==> flow/design.v <==
`timescale 1ns / 1ps
module ALU_ACC(
    input         clk,
    input         rst_n,
    input         C8,     
    input         C9,     
    input         C13,    
    input         C15,    
    input         C16,    
    input         C17,    
    input         C18,    
    input         C19,    
    input         C20,    
    input         C21,    
    input  [15:0] BR_out,
    output [15:0] ALU_out,
    output reg [3:0] ALUflags  
    );
    reg [15:0] ACC;
    assign ALU_out = ACC;
    wire signed [15:0] sACC = ACC;
    wire signed [15:0] sBR  = BR_out;
    wire signed [31:0] prod = sACC * sBR;
    wire [16:0] sum  = {1'b0, ACC} + {1'b0, BR_out};
    wire [16:0] diff = {1'b0, ACC} - {1'b0, BR_out};
    wire [15:0] quot = (BR_out == 16'b0) ? 16'hFFFF : ACC / BR_out;
    reg  [15:0] res;
    always @(*) begin
        if (C17)      res = ACC >> 1;
        else if (C18) res = ACC << 1;
        else if (C19) res = ACC & BR_out;
        else if (C20) res = ACC | BR_out;
        else          res = ~ACC;
    end
    always @(posedge clk or negedge rst_n) begin
        if (!rst_n) begin
            ACC      <= 16'b0;
            ALUflags <= 4'b0;
        end
        else begin
            if (C8) begin
                ACC      <= 16'b0;
                ALUflags <= {1'b1, 3'b0};
            end
            else if (C9) begin
                ACC <= sum[15:0];
                ALUflags[3] <= (sum[15:0] == 16'b0);
                ALUflags[2] <= sum[16];
                ALUflags[1] <= (ACC[15] == BR_out[15]) && (sum[15] != ACC[15]);
                ALUflags[0] <= sum[15];
            end
            else if (C13) begin
                ACC <= diff[15:0];
                ALUflags[3] <= (diff[15:0] == 16'b0);
                ALUflags[2] <= (ACC < BR_out);
                ALUflags[1] <= (ACC[15] != BR_out[15]) && (diff[15] != ACC[15]);
                ALUflags[0] <= diff[15];
            end
            else if (C15) begin
                ACC <= prod[15:0];
                ALUflags[3] <= (prod[15:0] == 16'b0);
                ALUflags[2] <= 1'b0;
                ALUflags[1] <= (prod[31:16] != {16{prod[15]}});
                ALUflags[0] <= prod[15];
            end
            else if (C16) begin
                ACC <= quot;
                ALUflags[3] <= (quot == 16'b0);
                ALUflags[2] <= 1'b0;
                ALUflags[1] <= 1'b0;
                ALUflags[0] <= quot[15];
            end
            else if (C17 | C18 | C19 | C20 | C21) begin
                ACC <= res;
                ALUflags[3] <= (res == 16'b0);
                ALUflags[2] <= 1'b0;
                ALUflags[1] <= 1'b0;
                ALUflags[0] <= res[15];
            end
        end
    end
endmodule
`timescale 1ns / 1ps
    module BR(
    input clk,
    input rst_n,
    input C7,
    input [15:0] MBR_out,
    output [15:0] BR_out
    );
    reg [15:0] BRr;
    assign BR_out = BRr;
    always@(posedge clk or negedge rst_n) begin
        if(!rst_n) begin
            BRr <= 16'b0;
        end
        else begin
            if(C7) begin
                BRr <= MBR_out;  
            end
            else begin
                BRr <= BRr;
            end
        end
    end
endmodule
`timescale 1ns / 1ps
module IR(
    input clk,
    input rst_n,
    input C4,
    input [15:0] MBR_out,
    output [7:0] IR_out
    );
    reg [7:0] IRr;
    assign IR_out = IRr;
    always@(posedge clk or negedge rst_n) begin
        if(!rst_n) begin
            IRr <= 8'b0;
        end
        else begin
            if(C4) begin
                IRr <= MBR_out[15:8];
            end
            else begin
                IRr <= IRr;
            end
        end
    end
endmodule
`timescale 1ns / 1ps
module MAR(
    input clk,
    input rst_n,
    input C5,
    input C10,
    input [15:0] MBR_out,
    input [7:0] PC_out,
    output [7:0] MAR_out_memory
    );
    reg [7:0] MARr;
    assign MAR_out_memory = MARr;
    always@(posedge clk or negedge rst_n) begin
        if(!rst_n) begin
            MARr <= 8'b0;
        end
        else begin
            if(C5) begin
                MARr <= MBR_out[7:0];
            end
            else if(C10) begin
                MARr <= PC_out;
            end
            else begin
                MARr <= MARr;
            end
        end
    end
endmodule
`timescale 1ns / 1ps
module MBR(
    input clk,
    input rst_n,
    input C3,
    input C11,
    input C12,
    input [15:0] ALU_out,
    input [15:0] MBR_in_memory,
    output [15:0] MBR_out,
    output reg [15:0] MBR_out_memory
    );
    reg [15:0] MBRr;
    assign MBR_out = MBRr;
    always@(posedge clk or negedge rst_n) begin
        if(!rst_n) begin
            MBRr <= 16'b0;
        end
        else begin
            if(C3) begin
                MBRr <= MBR_in_memory;
            end
            else if(C12) begin
                MBRr <= ALU_out;
            end
            else begin
                MBRr <= MBRr;
            end
            if(C11) begin
                MBR_out_memory <= MBRr;
            end
        end
    end
endmodule
`timescale 1ns / 1ps
module PC(
    input clk,
    input rst_n,
    input C6,
    input C14,
    input [15:0] MBR_out,
    output [7:0] PC_out
    );
    reg [7:0] PCr;
    assign PC_out = PCr;
    always@(posedge clk or negedge rst_n) begin
        if(!rst_n) begin
            PCr <= 8'b0;
        end
        else begin
            if(C14) begin
                PCr <= MBR_out[15:8];  
            end
            else if(C6) begin
                PCr <= PCr + 1'b1;  
            end
            else begin
                PCr <= PCr;
            end
        end
    end
endmodule
`timescale 1ns / 1ps
module bitcruncher_dp(
    input         clk,
    input         rst_n,
    input  [21:0] ctrl,             
    input  [15:0] MBR_in_memory,
    output [7:0]  MAR_out_memory,
    output [15:0] MBR_out_memory,
    output [7:0]  IR_out,
    output [3:0]  ALUflags
    );
    wire [21:0] Control_Signals = ctrl;
    wire [15:0] MBR_out;
    wire [15:0] BR_out;
    wire [15:0] ALU_out;
    wire [7:0]  PC_out;
    MAR u_MAR(
    .clk     ( clk     ),
    .rst_n   ( rst_n   ),
    .C5      ( Control_Signals[5]  ),
    .C10     ( Control_Signals[10] ),
    .MBR_out ( MBR_out ),
    .PC_out  ( PC_out  ),
    .MAR_out_memory ( MAR_out_memory )
    );
    MBR u_MBR(
    .clk           ( clk           ),
    .rst_n         ( rst_n         ),
    .C3            ( Control_Signals[3]  ),
    .C11           ( Control_Signals[11] ),
    .C12           ( Control_Signals[12] ),
    .ALU_out       ( ALU_out       ),
    .MBR_in_memory ( MBR_in_memory ),
    .MBR_out       ( MBR_out       ),
    .MBR_out_memory ( MBR_out_memory )
    );
    ALU_ACC u_ALU_ACC(
    .clk     ( clk     ),
    .rst_n   ( rst_n   ),
    .C8      ( Control_Signals[8]  ),
    .C9      ( Control_Signals[9]  ),
    .C13     ( Control_Signals[13] ),
    .C15     ( Control_Signals[15] ),
    .C16     ( Control_Signals[16] ),
    .C17     ( Control_Signals[17] ),
    .C18     ( Control_Signals[18] ),
    .C19     ( Control_Signals[19] ),
    .C20     ( Control_Signals[20] ),
    .C21     ( Control_Signals[21] ),
    .BR_out  ( BR_out  ),
    .ALU_out ( ALU_out ),
    .ALUflags ( ALUflags )
    );
    PC u_PC(
    .clk     ( clk     ),
    .rst_n   ( rst_n   ),
    .C6      ( Control_Signals[6]  ),
    .C14     ( Control_Signals[14] ),
    .MBR_out ( MBR_out ),
    .PC_out  ( PC_out  )
    );
    IR u_IR(
    .clk     ( clk     ),
    .rst_n   ( rst_n   ),
    .C4      ( Control_Signals[4] ),
    .MBR_out ( MBR_out ),
    .IR_out  ( IR_out  )
    );
    BR u_BR(
    .clk     ( clk     ),
    .rst_n   ( rst_n   ),
    .C7      ( Control_Signals[7] ),
    .MBR_out ( MBR_out ),
    .BR_out  ( BR_out  )
    );
endmodule
Subject: tool reports on bitcruncher_dp

Hi,

=== Tool chain data of bitcruncher_dp ===
Each step is given for the RTL above and for the edited RTL.
Lines under "before" count in the file above, lines under "after" in the edited file.
"difference" is "after" less "before", of the values as shown; "relative change" is that difference over "before", in percent.
Operators carry their Yosys type and port widths (W data, S select, Z words).
Library cell names are shortened.
The mark - stands for no value.

* Top: bitcruncher_dp
* Clock: clk
* Standard-cell library: sky130hd
* Corner: tt_025C_1v80

=== The edit ===
Unified diff, file above to edited file.
This change comes from a script, not from a designer. The edited design behaves differently; no optimisation was intended.

<pre>
@@ -288,10 +288,4 @@
     .IR_out  ( IR_out  )
     );
-    BR u_BR(
-    .clk     ( clk     ),
-    .rst_n   ( rst_n   ),
-    .C7      ( Control_Signals[7] ),
-    .MBR_out ( MBR_out ),
-    .BR_out  ( BR_out  )
-    );
-endmodule
+    assign BR_out = MBR_out;
+endmodule
</pre>

=== After elaboration ===
Source: Yosys, flattened and elaborated, memories not mapped. Widths are those after wreduce. Registers that Yosys merges into a memory's read port (data or address) are not register bits. Print and check cells do not count. Equal cells are merged and count once.

{| class="wikitable"
|+ Operators by class
! what !! before !! after !! difference !! relative change (%)
|-
| $add $sub $neg || 3 || 3 || 0 || 0.00
|-
| $mul || 1 || 1 || 0 || 0.00
|-
| divide/modulo/power cells || 1 || 1 || 0 || 0.00
|-
| magnitude comparators || 1 || 1 || 0 || 0.00
|-
| equal/unequal tests || 5 || 5 || 0 || 0.00
|-
| mux-type cells || 39 || 39 || 0 || 0.00
|-
| bitwise logic cells || 7 || 7 || 0 || 0.00
|-
| reduce/logical cells || 13 || 13 || 0 || 0.00
|}

Operator kinds equal on both sides are left out: 21.

{| class="wikitable"
|+ Bit counts
! what !! before !! after !! difference !! relative change (%)
|-
| register bits || 92 || 76 || -16 || -17.39
|-
| bits of input ports || 40 || 40 || 0 || 0.00
|-
| output and inout port bits || 36 || 36 || 0 || 0.00
|-
| cells after elaboration || 78 || 77 || -1 || -1.28
|}

=== Longest topological paths ===
Depth = most cells in a row (Yosys ltp): at word level without a register or memory, in the mapped netlist without a sequential cell, where the memories' decode and read muxes count.

{| class="wikitable"
|+ Logic depth
! what !! before !! after !! difference !! relative change (%)
|-
| depth after elaboration || 12 || 12 || 0 || 0.00
|-
| ABC_AREA || 0 || 0 || - || -
|-
| depth in mapped cells || 138 || 139 || +1 || +0.72
|-
| mapped depth without buffers || 129 || 129 || 0 || 0.00
|}

=== Synthesis result ===
The flow's flattened synthesis, as Yosys stat reports it; memories are mapped. The netlist is that of the ABC_AREA named above (0 if unset); the other value can give another one.

{| class="wikitable"
|+ Synthesis totals
! what !! before !! after !! difference !! relative change (%)
|-
| mapped cells || 2,850 || 2,796 || -54 || -1.89
|-
| cell area after synthesis (µm²) || 23,020.8 || 22,425.3 || -595.5 || -2.59
|-
| area of sequential cells (µm²) || 2,357.3 || 1,956.9 || -400.4 || -16.99
|-
| flip-flops || 91 || 75 || -16 || -17.58
|-
| buffer cells || 135 || 126 || -9 || -6.67
|}

{| class="wikitable"
|+ Cells by type
! type !! before !! after !! difference !! relative change (%)
|-
| nand2_1 || 280 || 247 || -33 || -11.79
|-
| a211oi_1 || 27 || 46 || +19 || +70.37
|-
| dfrtp_1 || 75 || 59 || -16 || -21.33
|-
| xnor2_1 || 81 || 67 || -14 || -17.28
|-
| nand3_1 || 37 || 24 || -13 || -35.14
|-
| o21ai_0 || 166 || 154 || -12 || -7.23
|-
| clkbuf_1 || 123 || 111 || -12 || -9.76
|-
| o21a_1 || 47 || 59 || +12 || +25.53
|-
| o21ai_1 || 5 || 17 || +12 || +240.00
|-
| nor4_1 || 24 || 13 || -11 || -45.83
|-
| a21o_1 || 48 || 57 || +9 || +18.75
|-
| xor2_1 || 34 || 43 || +9 || +26.47
|-
| o211ai_1 || 19 || 12 || -7 || -36.84
|-
| o31ai_1 || 17 || 24 || +7 || +41.18
|-
| o22ai_1 || 11 || 17 || +6 || +54.55
|-
| a311oi_1 || 8 || 2 || -6 || -75.00
|-
| o21bai_1 || 8 || 14 || +6 || +75.00
|-
| nor2_1 || 306 || 311 || +5 || +1.63
|}

Cell types equal on both sides are left out: 13.
Not every row of either side is listed.
By module: a second synthesis without flattening, with its own total; a netlist apart from the flattened one above.

{| class="wikitable"
|+ Second synthesis, totals
! what !! before !! after !! difference !! relative change (%)
|-
| cells (unflattened synthesis) || 2,884 || 2,781 || -103 || -3.57
|-
| area (unflattened synthesis) (µm²) || 23,491.3 || 22,419.0 || -1,072.3 || -4.56
|}

Rows give one instance, submodules left out.

{| class="wikitable"
|+ By module, before
! module !! times used !! cells !! area (µm²)
|-
| ALU_ACC || 1 || 2,664 || 20,454.6
|-
| MBR || 1 || 86 || 1,232.4
|-
| BR || 1 || 34 || 649.4
|-
| PC || 1 || 49 || 450.4
|-
| MAR || 1 || 34 || 372.9
|-
| IR || 1 || 17 || 331.6
|-
| bitcruncher_dp || 1 || 0 || 0.0
|}

{| class="wikitable"
|+ By module, after
! module !! times used !! cells !! area (µm²)
|-
| ALU_ACC || 1 || 2,595 || 20,031.7
|-
| MBR || 1 || 86 || 1,232.4
|-
| PC || 1 || 49 || 450.4
|-
| MAR || 1 || 34 || 372.9
|-
| IR || 1 || 17 || 331.6
|-
| bitcruncher_dp || 1 || 0 || 0.0
|}

=== Timing after synthesis ===
OpenSTA on the mapped netlist: ideal clock, no wires. The path of least setup slack (recovery checks aside). Input and output delay are each 20% of the period. Register names are those of the netlist, which keeps one name where synthesis merged equal registers.

{| class="wikitable"
|+ Path post-synthesis
! what !! before !! after !! difference !! relative change (%)
|-
| path type || reg2reg || reg2reg || - || -
|-
| start point || reg u_BR.BRr[0] || reg u_MBR.MBRr[0] || - || -
|-
| end point || reg u_ALU_ACC.ALUflags[3] || reg u_ALU_ACC.ALUflags[3] || - || -
|-
| period (ns) || 40.0 || 40.0 || 0.0 || 0.00
|-
| setup time (ns) || 0.069 || 0.066 || -0.003 || -
|-
| launch time at the first pin (ns) || 0.000 || 0.000 || 0.000 || -
|-
| arrival (ns) || 27.182 || 27.557 || +0.375 || +1.38
|-
| slack (ns) || 12.749 || 12.377 || -0.372 || -
|-
| path delay (ns) || 27.251 || 27.623 || +0.372 || +1.37
|-
| stages || 130 || 132 || +2 || +1.54
|-
| path buffers || 6 || 10 || +4 || +66.67
|-
| synthesis period reached (ns) || 27.251 || 27.623 || +0.372 || +1.37
|}

"path delay" is the arrival time less input delay plus setup time.
"stages": output pins that drive a net of the path, with the launching flip-flop's if there is one; two outputs of one cell count as two.
"synthesis period reached" = period - worst setup slack (recovery checks aside). The figure is calculated, with input and output delays left at 20% of the set period.
At most two assigning lines are given for a register; there are more.

Between the ends, post-synthesis, before:
* Cell sequence: dfrtp_1 inv_1 buf_1 ha_1 a41o_1 a21oi_1 a21oi_1 ha_1 o21a_1 nor2_1 o31a_1 or2_2 ha_1 o21a_1 o21a_1 o21a_1 nor3_2 nor2_1 [... 94 more ...] o211a_1 a31o_2 or2_2 or3_1 a31oi_1 xnor2_1 a221o_1 ha_1 and4_1 a21oi_1 o211ai_1 a31oi_1 o31a_1 nand4_1 nor3_1 and4b_1 o221ai_1 nand3_1
* Elaborated cells on any way between the ends: 23
* RTL lines with such cells: 19
* Classes of those cells: add/sub: 2; mul: 1; div: 1; mux: 11; logic: 2; reduce/logical: 6

{| class="wikitable"
|+ RTL lines, path post-synthesis, before
! what !! line !! RTL
|-
| start: declaration || 91 || <nowiki>reg [15:0] BRr;</nowiki>
|-
| start: assignment || 99 || <nowiki>BRr <= MBR_out;</nowiki>
|-
| start: assignment || 102 || <nowiki>BRr <= BRr;</nowiki>
|-
| end: assignment || 43 || <nowiki>ALUflags <= {1'b1, 3'b0};</nowiki>
|-
| end: assignment || 47 || <nowiki>ALUflags[3] <= (sum[15:0] == 16'b0);</nowiki>
|-
| end: declaration || 17 || <nowiki>output reg [3:0] ALUflags</nowiki>
|}

before: No chain of elaborated cells between the ends is given.

Between the ends, post-synthesis, after:
* Cell sequence: dfrtp_1 inv_1 clkbuf_1 ha_1 and3_1 a41o_1 a21oi_1 nor2_1 ha_1 o21a_1 nor2_1 nor4_2 or3b_1 o31a_1 inv_1 ha_1 o21bai_1 a21o_1 [... 96 more ...] and2_1 a221o_1 a21oi_1 clkbuf_1 nand2_1 o21ai_0 ha_1 a21boi_0 o21ai_0 a21oi_1 o21ai_0 a21oi_1 o21ai_0 nor3b_1 nand4b_1 or4_1 a31oi_1 a41o_1
* Elaborated cells on any way between the ends: 23
* RTL lines with such cells: 19
* Classes of those cells: add/sub: 2; mul: 1; div: 1; mux: 11; logic: 2; reduce/logical: 6

{| class="wikitable"
|+ RTL lines, path post-synthesis, after
! what !! line !! RTL
|-
| start: declaration || 172 || <nowiki>reg [15:0] MBRr;</nowiki>
|-
| start: assignment || 180 || <nowiki>MBRr <= MBR_in_memory;</nowiki>
|-
| start: assignment || 183 || <nowiki>MBRr <= ALU_out;</nowiki>
|-
| end: assignment || 43 || <nowiki>ALUflags <= {1'b1, 3'b0};</nowiki>
|-
| end: assignment || 47 || <nowiki>ALUflags[3] <= (sum[15:0] == 16'b0);</nowiki>
|-
| end: declaration || 17 || <nowiki>output reg [3:0] ALUflags</nowiki>
|}

after: No chain of elaborated cells between the ends is given.

=== Timing after layout ===
From the final timing report of each run of pair 1: the path of least setup slack in the routed layout; clock arrival at registers is part of the times.

{| class="wikitable"
|+ Path post-layout
! what !! before !! after !! difference !! relative change (%)
|-
| path type || reg2reg || reg2reg || - || -
|-
| start point || reg u_ALU_ACC.ACC[3] || reg u_MBR.MBRr[13] || - || -
|-
| end point || reg u_ALU_ACC.ALUflags[3] || reg u_ALU_ACC.ALUflags[3] || - || -
|-
| period (ns) || 40.0 || 40.0 || 0.0 || 0.00
|-
| setup time (ns) || 0.06 || 0.06 || 0.00 || -
|-
| launch time at the first pin (ns) || 0.35 || 0.35 || 0.00 || 0.00
|-
| arrival (ns) || 34.94 || 34.07 || -0.87 || -2.49
|-
| slack (ns) || 5.35 || 6.23 || +0.88 || -
|-
| stages || 123 || 119 || -4 || -3.25
|-
| path buffers || 2 || 2 || 0 || 0.00
|}

At most two assigning lines are given for a register; there are more.

Between the ends, post-layout, before:
* Cell sequence: dfrtp_1 buf_4 or4_1 nor4_1 a41o_1 a21oi_1 a21oi_1 ha_1 o21a_1 nor2_1 nor3_1 mux2_2 ha_1 o21a_1 o21a_1 mux2i_1 ha_1 o211ai_1 [... 87 more ...] a31o_2 o41ai_1 o31ai_4 buf_4 a22o_1 a21o_1 ha_1 a21oi_1 nor2b_1 o21ai_0 o211ai_1 a31oi_1 o31a_1 nand4_1 nor3_1 and4b_1 o221ai_1 nand3_1
* Elaborated cells on any way between the ends: 23
* RTL lines with such cells: 20
* Classes of those cells: add/sub: 2; mul: 1; div: 1; mux: 11; logic: 3; reduce/logical: 5

{| class="wikitable"
|+ RTL lines, path post-layout, before
! what !! line !! RTL
|-
| start: declaration || 19 || <nowiki>reg [15:0] ACC;</nowiki>
|-
| start: assignment || 46 || <nowiki>ACC <= sum[15:0];</nowiki>
|-
| start: assignment || 53 || <nowiki>ACC <= diff[15:0];</nowiki>
|-
| end: assignment || 43 || <nowiki>ALUflags <= {1'b1, 3'b0};</nowiki>
|-
| end: assignment || 47 || <nowiki>ALUflags[3] <= (sum[15:0] == 16'b0);</nowiki>
|-
| end: declaration || 17 || <nowiki>output reg [3:0] ALUflags</nowiki>
|}

before: No chain of elaborated cells between the ends is given.

Between the ends, post-layout, after:
* Cell sequence: dfrtp_1 nor4_4 nand4_1 nor4_1 and2_1 nor2_1 ha_1 o21a_1 nor2_1 nor4_2 or3b_1 o31a_1 inv_1 ha_1 o21bai_1 a21o_1 or2_0 mux2_2 [... 83 more ...] o2111ai_1 a31oi_1 and2_1 a221o_1 a21oi_1 buf_4 nand3_1 o21ai_0 ha_1 a21o_1 a21o_1 a21oi_1 o21ai_0 nor3b_1 nand4b_1 or4_1 a31oi_1 a41o_1
* Elaborated cells on any way between the ends: 23
* RTL lines with such cells: 19
* Classes of those cells: add/sub: 2; mul: 1; div: 1; mux: 11; logic: 2; reduce/logical: 6

{| class="wikitable"
|+ RTL lines, path post-layout, after
! what !! line !! RTL
|-
| start: declaration || 172 || <nowiki>reg [15:0] MBRr;</nowiki>
|-
| start: assignment || 180 || <nowiki>MBRr <= MBR_in_memory;</nowiki>
|-
| start: assignment || 183 || <nowiki>MBRr <= ALU_out;</nowiki>
|-
| end: assignment || 43 || <nowiki>ALUflags <= {1'b1, 3'b0};</nowiki>
|-
| end: assignment || 47 || <nowiki>ALUflags[3] <= (sum[15:0] == 16'b0);</nowiki>
|-
| end: declaration || 17 || <nowiki>output reg [3:0] ALUflags</nowiki>
|}

after: No chain of elaborated cells between the ends is given.

=== Measured runs ===
Runs of the flow (Yosys, OpenROAD) on both versions; the two runs of a pair have the same settings. The constraints put input and output delay at 20% of the set period each and load the outputs with 0.01 pF.

Settings, pair 1:
* CORE_UTILIZATION: 40
* period_ns: 40.0
* CAP_MARGIN: 20
* CORE_MARGIN: 2
* SLEW_MARGIN: 20

{| class="wikitable"
|+ Measured results, pair 1
! what !! before !! after !! difference !! relative change (%)
|-
| synthesis area (µm²) || 23,020.8 || 22,425.3 || -595.5 || -2.59
|-
| full die area (µm²) || 59,487.2 || 57,972.6 || -1,514.6 || -2.55
|-
| standard-cell area after routing (µm²) || 24,917.6 || 24,375.9 || -541.7 || -2.17
|-
| post-route utilization || 0.44 || 0.441 || +0.001 || -
|-
| worst setup slack after layout (ns) || 5.352 || 6.228 || +0.876 || -
|-
| total negative slack on setup checks (ns) || 0.000 || 0.000 || 0.000 || -
|-
| smallest hold slack (ns) || 0.504 || 0.514 || +0.010 || -
|-
| period reached (ns) || 34.648 || 33.772 || -0.876 || -2.53
|}

Settings, pair 2:
* CORE_UTILIZATION: 23
* CTS_CLUSTER_SIZE: 67
* GPL_ROUTABILITY_DRIVEN: 1
* PLACE_DENSITY_LB_ADDON: 0.21
* SETUP_SLACK_MARGIN: 5.0
* period_ns: 26.3
* CAP_MARGIN: 20
* CORE_MARGIN: 2
* SLEW_MARGIN: 20

{| class="wikitable"
|+ Measured results, pair 2
! what !! before !! after !! difference !! relative change (%)
|-
| synthesis area (µm²) || 23,020.8 || 22,425.3 || -595.5 || -2.59
|-
| full die area (µm²) || 102,637.0 || 100,014.0 || -2,623.0 || -2.56
|-
| standard-cell area after routing (µm²) || 31,166.1 || 31,149.9 || -16.2 || -0.05
|-
| post-route utilization || 0.313 || 0.322 || +0.009 || -
|-
| worst setup slack after layout (ns) || 0.044 || 1.170 || +1.126 || -
|-
| total negative slack on setup checks (ns) || 0.000 || 0.000 || 0.000 || -
|-
| smallest hold slack (ns) || 0.509 || 0.505 || -0.004 || -
|-
| period reached (ns) || 26.256 || 25.130 || -1.126 || -4.29
|}

"period reached" means the clock period less the worst setup slack. The figure is calculated, with input and output delays left at 20% of the set period.

Regards
